==> flow/design.v <==
module alu_top (
    input             clk,
    input      [15:0] a,
    input      [15:0] b,
    input      [2:0]  opcode,
    input             mode,
    output reg [15:0] result,
    output reg        za,
    output reg        zb,
    output reg        eq,
    output reg        gt,
    output reg        lt
);
    reg [15:0] a_q, b_q;
    reg [2:0]  opcode_q;
    reg        mode_q;
    wire [15:0] alu_out;
    wire        za_w, zb_w, eq_w, gt_w, lt_w;
    ALU u_alu (.a(a_q), .b(b_q), .opcode(opcode_q), .mode(mode_q),
               .outALU(alu_out), .za(za_w), .zb(zb_w), .eq(eq_w), .gt(gt_w), .lt(lt_w));
    always @(posedge clk) begin
        a_q      <= a;
        b_q      <= b;
        opcode_q <= opcode;
        mode_q   <= mode;
        result   <= alu_out;
        za       <= za_w;
        zb       <= zb_w;
        eq       <= eq_w;
        gt       <= gt_w;
        lt       <= lt_w;
    end
endmodule

module arith(a,b,opcode,outau);
input [15:0] a;
input [15:0] b;
input [2:0] opcode;
output [15:0] outau;
reg [15:0] outau;
always@(*)
begin
	case(opcode)
	3'b000: outau = a+b;
	3'b001: outau = a * b;
	3'b010: if (a > b) begin
		outau = a - b;
		end
		else begin
		outau = b - a;
		end
	3'b011: if (a > b) begin
		outau = (b == 16'h0000) ? 16'h0000 : a / b;
		end
		else begin
		outau = (a == 16'h0000) ? 16'h0000 : b / a;
		end
	default outau = 16'h0000;
	endcase
end
endmodule
module logic_unit(a,b,opcode,outlu,za,zb,eq,gt,lt);
input [15:0] a;
input [15:0] b;
input [2:0] opcode;
output [15:0] outlu;
output za, zb,eq,gt,lt;
reg [15:0] outlu;
reg za,zb,eq,gt,lt;
always@(*)
begin
	case(opcode)
	3'b000: outlu = (a & b);
	3'b001: outlu = (a | b);
	3'b010: outlu = (~(a | b));
	3'b011: outlu = (~(a & b));
	3'b100: outlu = (~ a);
	3'b101: outlu = (~ b);
	3'b110: outlu = (a ^ b);
	3'b111: outlu = (~(a ^ b));
	endcase
end
always@(*)
begin
	if( a == b) begin
	eq = 1;
	end
	else begin
	eq = 0;
	end
	if ( a > b) begin
	gt = 1;
	end
	else begin
	gt = 0;
	end
	if ( a < b) begin
	lt = 1;
	end
	else begin
	lt = 0;
	end
	if( a == 16'h0000) begin
	za = 1;
	end
	else begin
	za = 0;
	end
	if (b == 16'h0000) begin
	zb = 1;
	end
	else begin
	zb = 0;
	end
end
endmodule
module ALU( a, b, opcode, mode, outALU, za, zb, eq, gt, lt);
input [15:0] a;
input [15:0] b;
input [2:0] opcode;
input mode;
output [15:0] outALU;
output za, zb, eq, gt, lt;
reg [15:0] outALU;
reg za, zb, eq, gt, lt;
wire [15:0] outau;
wire [15:0] outlu;
wire tza, tzb, teq, tgt, tlt;
arith a1 (.a(a), .b(b), .opcode(opcode), .outau(outau));
logic_unit l1 (.a(a), .b(b), .opcode(opcode), .outlu(outlu), .za(tza), .zb(tzb), .eq(teq), .gt(tgt), .lt(tlt));
always@(*)
begin
	if(mode == 0) begin
	outALU = outau;
	end
	else if (mode == 1) begin
	outALU = outlu;
	end
	else begin
	outALU = 16'h0000;
	end
	za = tza;
	zb = tzb;
	eq = teq;
	gt = tgt;
	lt = tlt;
end
endmodule
==> reports on alu_top <==
* Reports on alu_top
Module alu_top before and after one edit of its RTL, step after step. Lines under "before" count in the file above, lines under "after" in the edited file. "change": "after" minus "before" as printed here. Library cell names are shortened. A cell with n/a has no value.
Design: top module alu_top, clock port clk, cell library sky130hd, timing corner tt_025C_1v80

* Edit of the RTL
The edit as a unified diff against the file above. A script made this edit. It changes what the design does and was not meant as an optimisation.
begin of diff
@@ -2,5 +2,5 @@
     input             clk,
     input      [15:0] a,
-    input      [15:0] b,
+    input      [15:0] b_pad,
     input      [2:0]  opcode,
     input             mode,
@@ -12,4 +12,6 @@
     output reg        lt
 );
+    reg [15:0] b;
+    always @(posedge clk) b <= b_pad;
     reg [15:0] a_q, b_q;
     reg [2:0]  opcode_q;
@@ -32,5 +34,4 @@
     end
 endmodule
-
 module arith(a,b,opcode,outau);
 input [15:0] a;
end of diff

* Word-level counts
Yosys after proc, flatten, opt, wreduce and memory -nomap, before mapping. Enables and synchronous resets that opt folds into registers are not counted as muxes. Memory bits, and registers merged into a memory's read port (data or address), are not among the register bits. Print and check cells are not counted. Equal cells are merged and count once.
Bit counts:
- register bits after elaboration | before 57, after 73, change +16
- input port bits | before 37, after 37, change 0
- output and inout port bits | before 21, after 21, change 0
- elaborated cells | before 49, after 50, change +1
Operators by class:
- add/sub/neg operators | before 3, after 3, change 0
- multipliers | before 1, after 1, change 0
- divide/modulo/power cells | before 2, after 2, change 0
- order comparisons | before 2, after 2, change 0
- equality and inequality tests | before 8, after 8, change 0
- mux-type cells | before 12, after 12, change 0
- bitwise operators | before 8, after 8, change 0
- reductions and logical operators | before 3, after 3, change 0
Operator kinds equal on both sides are left out: 20.

* Longest topological paths
Longest topological path by Yosys (ltp), each cell counted once; first at word level (registers and memories cut), then after technology mapping (sequential cells cut; the memories' decode and read muxes count).
Logic depth:
- depth after elaboration | before 5, after 5, change 0
- ABC_AREA | before 0, after 0
- gate-level depth with buffers | before 169, after 164, change -5
- gate-level depth less buffers | before 152, after 154, change +2

* Netlist
Yosys stat after the flow's synthesis: flattened, memories mapped to cells. It holds for the ABC_AREA given above (unset counts as 0); a run with the other value may have another netlist.
Cells by type:
- nand2_1 | before 229, after 200, change -29
- a21oi_1 | before 167, after 140, change -27
- o21a_1 | before 25, after 48, change +23
- nand3_1 | before 41, after 19, change -22
- dfxtp_1 | before 57, after 73, change +16
- o21ai_0 | before 112, after 126, change +14
- mux2i_1 | before 49, after 63, change +14
- xnor2_1 | before 99, after 86, change -13
- xor2_1 | before 45, after 34, change -11
- a31oi_1 | before 26, after 16, change -10
- nor3_1 | before 52, after 61, change +9
- and3_1 | before 17, after 9, change -8
- a41oi_1 | before 9, after 1, change -8
- nor4_1 | before 8, after 16, change +8
- o31ai_1 | before 18, after 13, change -5
- buf_2 | before 19, after 15, change -4
- nand2b_1 | before 16, after 12, change -4
- or2_2 | before 14, after 18, change +4
Cell types equal on both sides are left out: 21. Not every row of either side is listed.
Synthesis totals:
- cells in the netlist | before 2167, after 2110, change -57
- synthesis area (µm²) | before 16218.1, after 16221.8, change +3.7
- sequential part of the area (µm²) | before 1141.1, after 1461.4, change +320.3
- mapped flip-flops | before 57, after 73, change +16
- buffers | before 99, after 92, change -7
The figures by module come from a second, unflattened synthesis with its own total; it is not the netlist above.
Unflattened totals:
- cell total of the unflattened synthesis | before 2257, after 2222, change -35
- area (unflattened synthesis) (µm²) | before 17450.5, after 17110.2, change -340.3
Each row is one instance without its submodules.
Modules, before:
- arith | times used 1, cells 1885, area 13818.3 µm², seq. area 0.0 µm²
- logic_unit | times used 1, cells 297, area 2242.2 µm², seq. area 0.0 µm²
- alu_top | times used 1, cells 57, area 1141.1 µm², seq. area 1141.1 µm²
- ALU | times used 1, cells 18, area 249.0 µm², seq. area 0.0 µm²
Modules, after:
- arith | times used 1, cells 1834, area 13157.6 µm², seq. area 0.0 µm²
- logic_unit | times used 1, cells 297, area 2242.2 µm², seq. area 0.0 µm²
- alu_top | times used 1, cells 73, area 1461.4 µm², seq. area 1461.4 µm²
- ALU | times used 1, cells 18, area 249.0 µm², seq. area 0.0 µm²

* Path before layout
Path of least setup slack by OpenSTA after synthesis, without wires, with an ideal clock, recovery checks aside; 20% of the period is set as input and as output delay. Where synthesis merged equal registers, the netlist keeps one of their names.
Path post-synthesis:
- kind | before flip-flop to flip-flop, after flip-flop to flip-flop
- start | before register a_q[4], after register a_q[0]
- end | before register result[0], after register result[0]
- period (ns) | before 45.0, after 45.0, change 0.0
- setup time (ns) | before 0.123, after 0.128, change +0.005
- launch time at the first pin (ns) | before 0.000, after 0.000, change 0.000
- arrival (ns) | before 30.382, after 30.347, change -0.035
- data required time (ns) | before 44.877, after 44.872, change -0.005
- slack (ns) | before 14.495, after 14.525, change +0.030
- delay of the path (ns) | before 30.505, after 30.475, change -0.030
- stages | before 148, after 156, change +8
- buffers on the path | before 18, after 10, change -8
- period reached after synthesis (ns) | before 30.505, after 30.475, change -0.030
"delay of the path" is the arrival time less input delay plus setup time. "stages" counts driving pins, that of a launching flip-flop among them; a cell with two outputs on the path counts twice. "period reached after synthesis" is the clock period less the worst setup slack; recovery checks do not enter. This is arithmetic on one report: input and output delays are still those of the set period (20% each). Between the ends stands the longest chain of elaborated cells between them, by number of cells; it is not shown to be the way that was timed. Of several equally long chains one is given. A line is the first line of the expression or statement that the cell stems from. Yosys adds cells for indexed reads and writes and turns some case tables into memories.
Between the ends, post-synthesis, before: cell sequence dfxtp_1 clkbuf_1 clkinv_1 ha_1 buf_2 nor4_4 o31ai_2 a31oi_4 o21ai_4 inv_4 buf_8 buf_2 buf_1 clkbuf_1 clkbuf_1 nor2_1 a21oi_1 ha_1 [... 112 more ...] ha_1 o21a_1 o21a_1 o211ai_1 a31oi_1 nor2_1 a21oi_1 a41oi_1 a21bo_2 clkbuf_1 clkbuf_1 mux2_2 ha_1 a21oi_1 nor4_1 a2111oi_0 and3_1 a21oi_1, length of the longest elaborated chain 5, elaborated cells on any way between the ends 10, those cells by class 2 x div; 1 x compare; 6 x mux; 1 x reduce/logical
Ends and longest elaborated chain, post-synthesis, before:
- start: declaration | RTL line 14 | reg [15:0] a_q, b_q;
- start: assignment | RTL line 22 | a_q      <= a;
- 16-bit by 16-bit divider with 16-bit output | RTL line 56 | outau = (a == 16'h0000) ? 16'h0000 : b / a;
- 16-bit 2-to-1 mux | RTL line 56
- 16-bit 2-to-1 mux | RTL line 52 | 3'b011: if (a > b) begin
- 16-bit case mux with 4-bit select | RTL line 43 | case(opcode)
- 16-bit 2-to-1 mux | RTL line 133 | if(mode == 0) begin
- end: assignment | RTL line 26 | result   <= alu_out;
- end: declaration | RTL line 7 | output reg [15:0] result,
Between the ends, post-synthesis, after: cell sequence dfxtp_1 clkbuf_1 inv_1 buf_1 ha_1 inv_1 fa_1 nor3b_2 o31ai_4 a31oi_4 o31ai_4 buf_4 buf_4 buf_2 buf_1 buf_2 o21ai_0 inv_1 [... 120 more ...] o31a_1 nand2_1 a21bo_2 buf_2 mux2_2 ha_1 a21oi_1 nor2b_1 o21ai_0 nand2b_1 a21oi_1 nor2b_1 o21ai_0 nand2b_1 a21oi_1 o31a_1 a41o_1 o211ai_1, length of the longest elaborated chain 5, elaborated cells on any way between the ends 22, those cells by class 3 x add/sub; 1 x mul; 2 x div; 1 x compare; 7 x mux; 7 x logic; 1 x reduce/logical
Ends and longest elaborated chain, post-synthesis, after:
- start: declaration | RTL line 16 | reg [15:0] a_q, b_q;
- start: assignment | RTL line 24 | a_q      <= a;
- 16-bit by 16-bit divider with 16-bit output | RTL line 57 | outau = (a == 16'h0000) ? 16'h0000 : b / a;
- 16-bit 2-to-1 mux | RTL line 57
- 16-bit 2-to-1 mux | RTL line 53 | 3'b011: if (a > b) begin
- 16-bit case mux with 4-bit select | RTL line 44 | case(opcode)
- 16-bit 2-to-1 mux | RTL line 134 | if(mode == 0) begin
- end: assignment | RTL line 28 | result   <= alu_out;
- end: declaration | RTL line 7 | output reg [15:0] result,

* Timing after layout
Path of least setup slack in the final report of the runs of pair 1 (OpenROAD, finished layout, wires in). Where an end is a register, its clock arrival counts in the times.
Path after layout:
- kind | before flip-flop to flip-flop, after flip-flop to flip-flop
- start | before register a_q[8], after register a_q[13]
- end | before register result[0], after register result[0]
- period (ns) | before 37.1, after 37.1, change 0.0
- setup time (ns) | before 0.12, after 0.14, change +0.02
- launch time at the first pin (ns) | before 0.36, after 0.38, change +0.02
- arrival (ns) | before 34.64, after 34.95, change +0.31
- data required time (ns) | before 37.34, after 37.34, change 0.00
- slack (ns) | before 2.70, after 2.39, change -0.31
- stages | before 138, after 146, change +8
- buffers on the path | before 4, after 2, change -2
Between the ends stands the longest chain of elaborated cells between them, by number of cells; it is not shown to be the way that was timed. Of several equally long chains one is given.
Between the ends, after layout, before: cell sequence dfxtp_1 buf_4 clkinv_1 ha_1 nor4_4 nand4_2 o21ai_4 buf_4 nand2_1 nand2_1 inv_1 ha_1 nand3_1 and2_1 ha_1 o21ai_0 nand2b_1 nand2_1 [... 102 more ...] ha_1 nand3_1 a31oi_1 nor2_1 a21oi_1 a41oi_1 a21bo_4 nand3_1 o21ai_0 a41o_1 ha_1 a21o_1 a21o_1 a21oi_1 nor2b_1 o21ai_0 and3_1 a21oi_1, length of the longest elaborated chain 5, elaborated cells on any way between the ends 10, those cells by class 2 x div; 1 x compare; 6 x mux; 1 x reduce/logical
Ends and longest elaborated chain, after layout, before:
- start: declaration | RTL line 14 | reg [15:0] a_q, b_q;
- start: assignment | RTL line 22 | a_q      <= a;
- 16-bit by 16-bit divider with 16-bit output | RTL line 56 | outau = (a == 16'h0000) ? 16'h0000 : b / a;
- 16-bit 2-to-1 mux | RTL line 56
- 16-bit 2-to-1 mux | RTL line 52 | 3'b011: if (a > b) begin
- 16-bit case mux with 4-bit select | RTL line 43 | case(opcode)
- 16-bit 2-to-1 mux | RTL line 133 | if(mode == 0) begin
- end: assignment | RTL line 26 | result   <= alu_out;
- end: declaration | RTL line 7 | output reg [15:0] result,
Between the ends, after layout, after: cell sequence dfxtp_1 inv_1 ha_1 nand2b_1 a221oi_1 or2_2 o31ai_4 inv_2 buf_4 mux2i_1 inv_1 ha_1 a22o_1 inv_1 ha_1 o21a_1 nor2_1 a211oi_1 [... 110 more ...] nor3_1 o31a_1 nand2_1 a21bo_2 nor2_1 a221oi_1 ha_1 nor2b_1 o21ai_0 nand2b_1 a21oi_1 nor2b_1 o21ai_0 nand2b_1 a21oi_1 o31a_1 a41o_1 o211ai_1, length of the longest elaborated chain 5, elaborated cells on any way between the ends 10, those cells by class 2 x div; 1 x compare; 6 x mux; 1 x reduce/logical
Ends and longest elaborated chain, after layout, after:
- start: declaration | RTL line 16 | reg [15:0] a_q, b_q;
- start: assignment | RTL line 24 | a_q      <= a;
- 16-bit by 16-bit divider with 16-bit output | RTL line 57 | outau = (a == 16'h0000) ? 16'h0000 : b / a;
- 16-bit 2-to-1 mux | RTL line 57
- 16-bit 2-to-1 mux | RTL line 53 | 3'b011: if (a > b) begin
- 16-bit case mux with 4-bit select | RTL line 44 | case(opcode)
- 16-bit 2-to-1 mux | RTL line 134 | if(mode == 0) begin
- end: assignment | RTL line 28 | result   <= alu_out;
- end: declaration | RTL line 7 | output reg [15:0] result,

* Flow runs
Both versions went through the flow (Yosys, OpenROAD) with the same settings in each pair. Constraints: input delay and output delay 20% of the set period each, output load 0.01 pF.
Settings, pair 1: period_ns 37.1, CAP_MARGIN 20, CORE_MARGIN 2, CORE_UTILIZATION 40, SLEW_MARGIN 20
Measured results, pair 1:
- chip area after synthesis (Yosys) (µm²) | before 16218.1, after 16221.8, change +3.7
- die area (µm²) | before 42172.7, after 42180.9, change +8.2
- utilization (%) | before 44.1, after 44.8, change +0.7
- lowest setup slack (ns) | before 2.703, after 2.385, change -0.318
- total negative slack on setup checks (ns) | before 0.000, after 0.000, change 0.000
- worst hold slack in the final report (ns) | before 0.806, after 0.321, change -0.485
Settings, pair 2: CAP_MARGIN 0, CELL_PAD_IN_SITES_DETAIL_PLACEMENT 2, CORE_UTILIZATION 32, MAX_ROUTING_LAYER met4, MIN_ROUTING_LAYER met2, PLACE_DENSITY_LB_ADDON 0.08, SETUP_SLACK_MARGIN -0.24, period_ns 29.6, CORE_MARGIN 2, SLEW_MARGIN 20
Measured results, pair 2:
- chip area after synthesis (Yosys) (µm²) | before 16218.1, after 16221.8, change +3.7
- die area (µm²) | before 52498.3, after 52509.7, change +11.4
- utilization (%) | before 41.4, after 41.1, change -0.3
- lowest setup slack (ns) | before 0.127, after -0.627, change -0.754
- total negative slack on setup checks (ns) | before 0.000, after -0.627, change -0.627
- worst hold slack in the final report (ns) | before 0.877, after 0.329, change -0.548
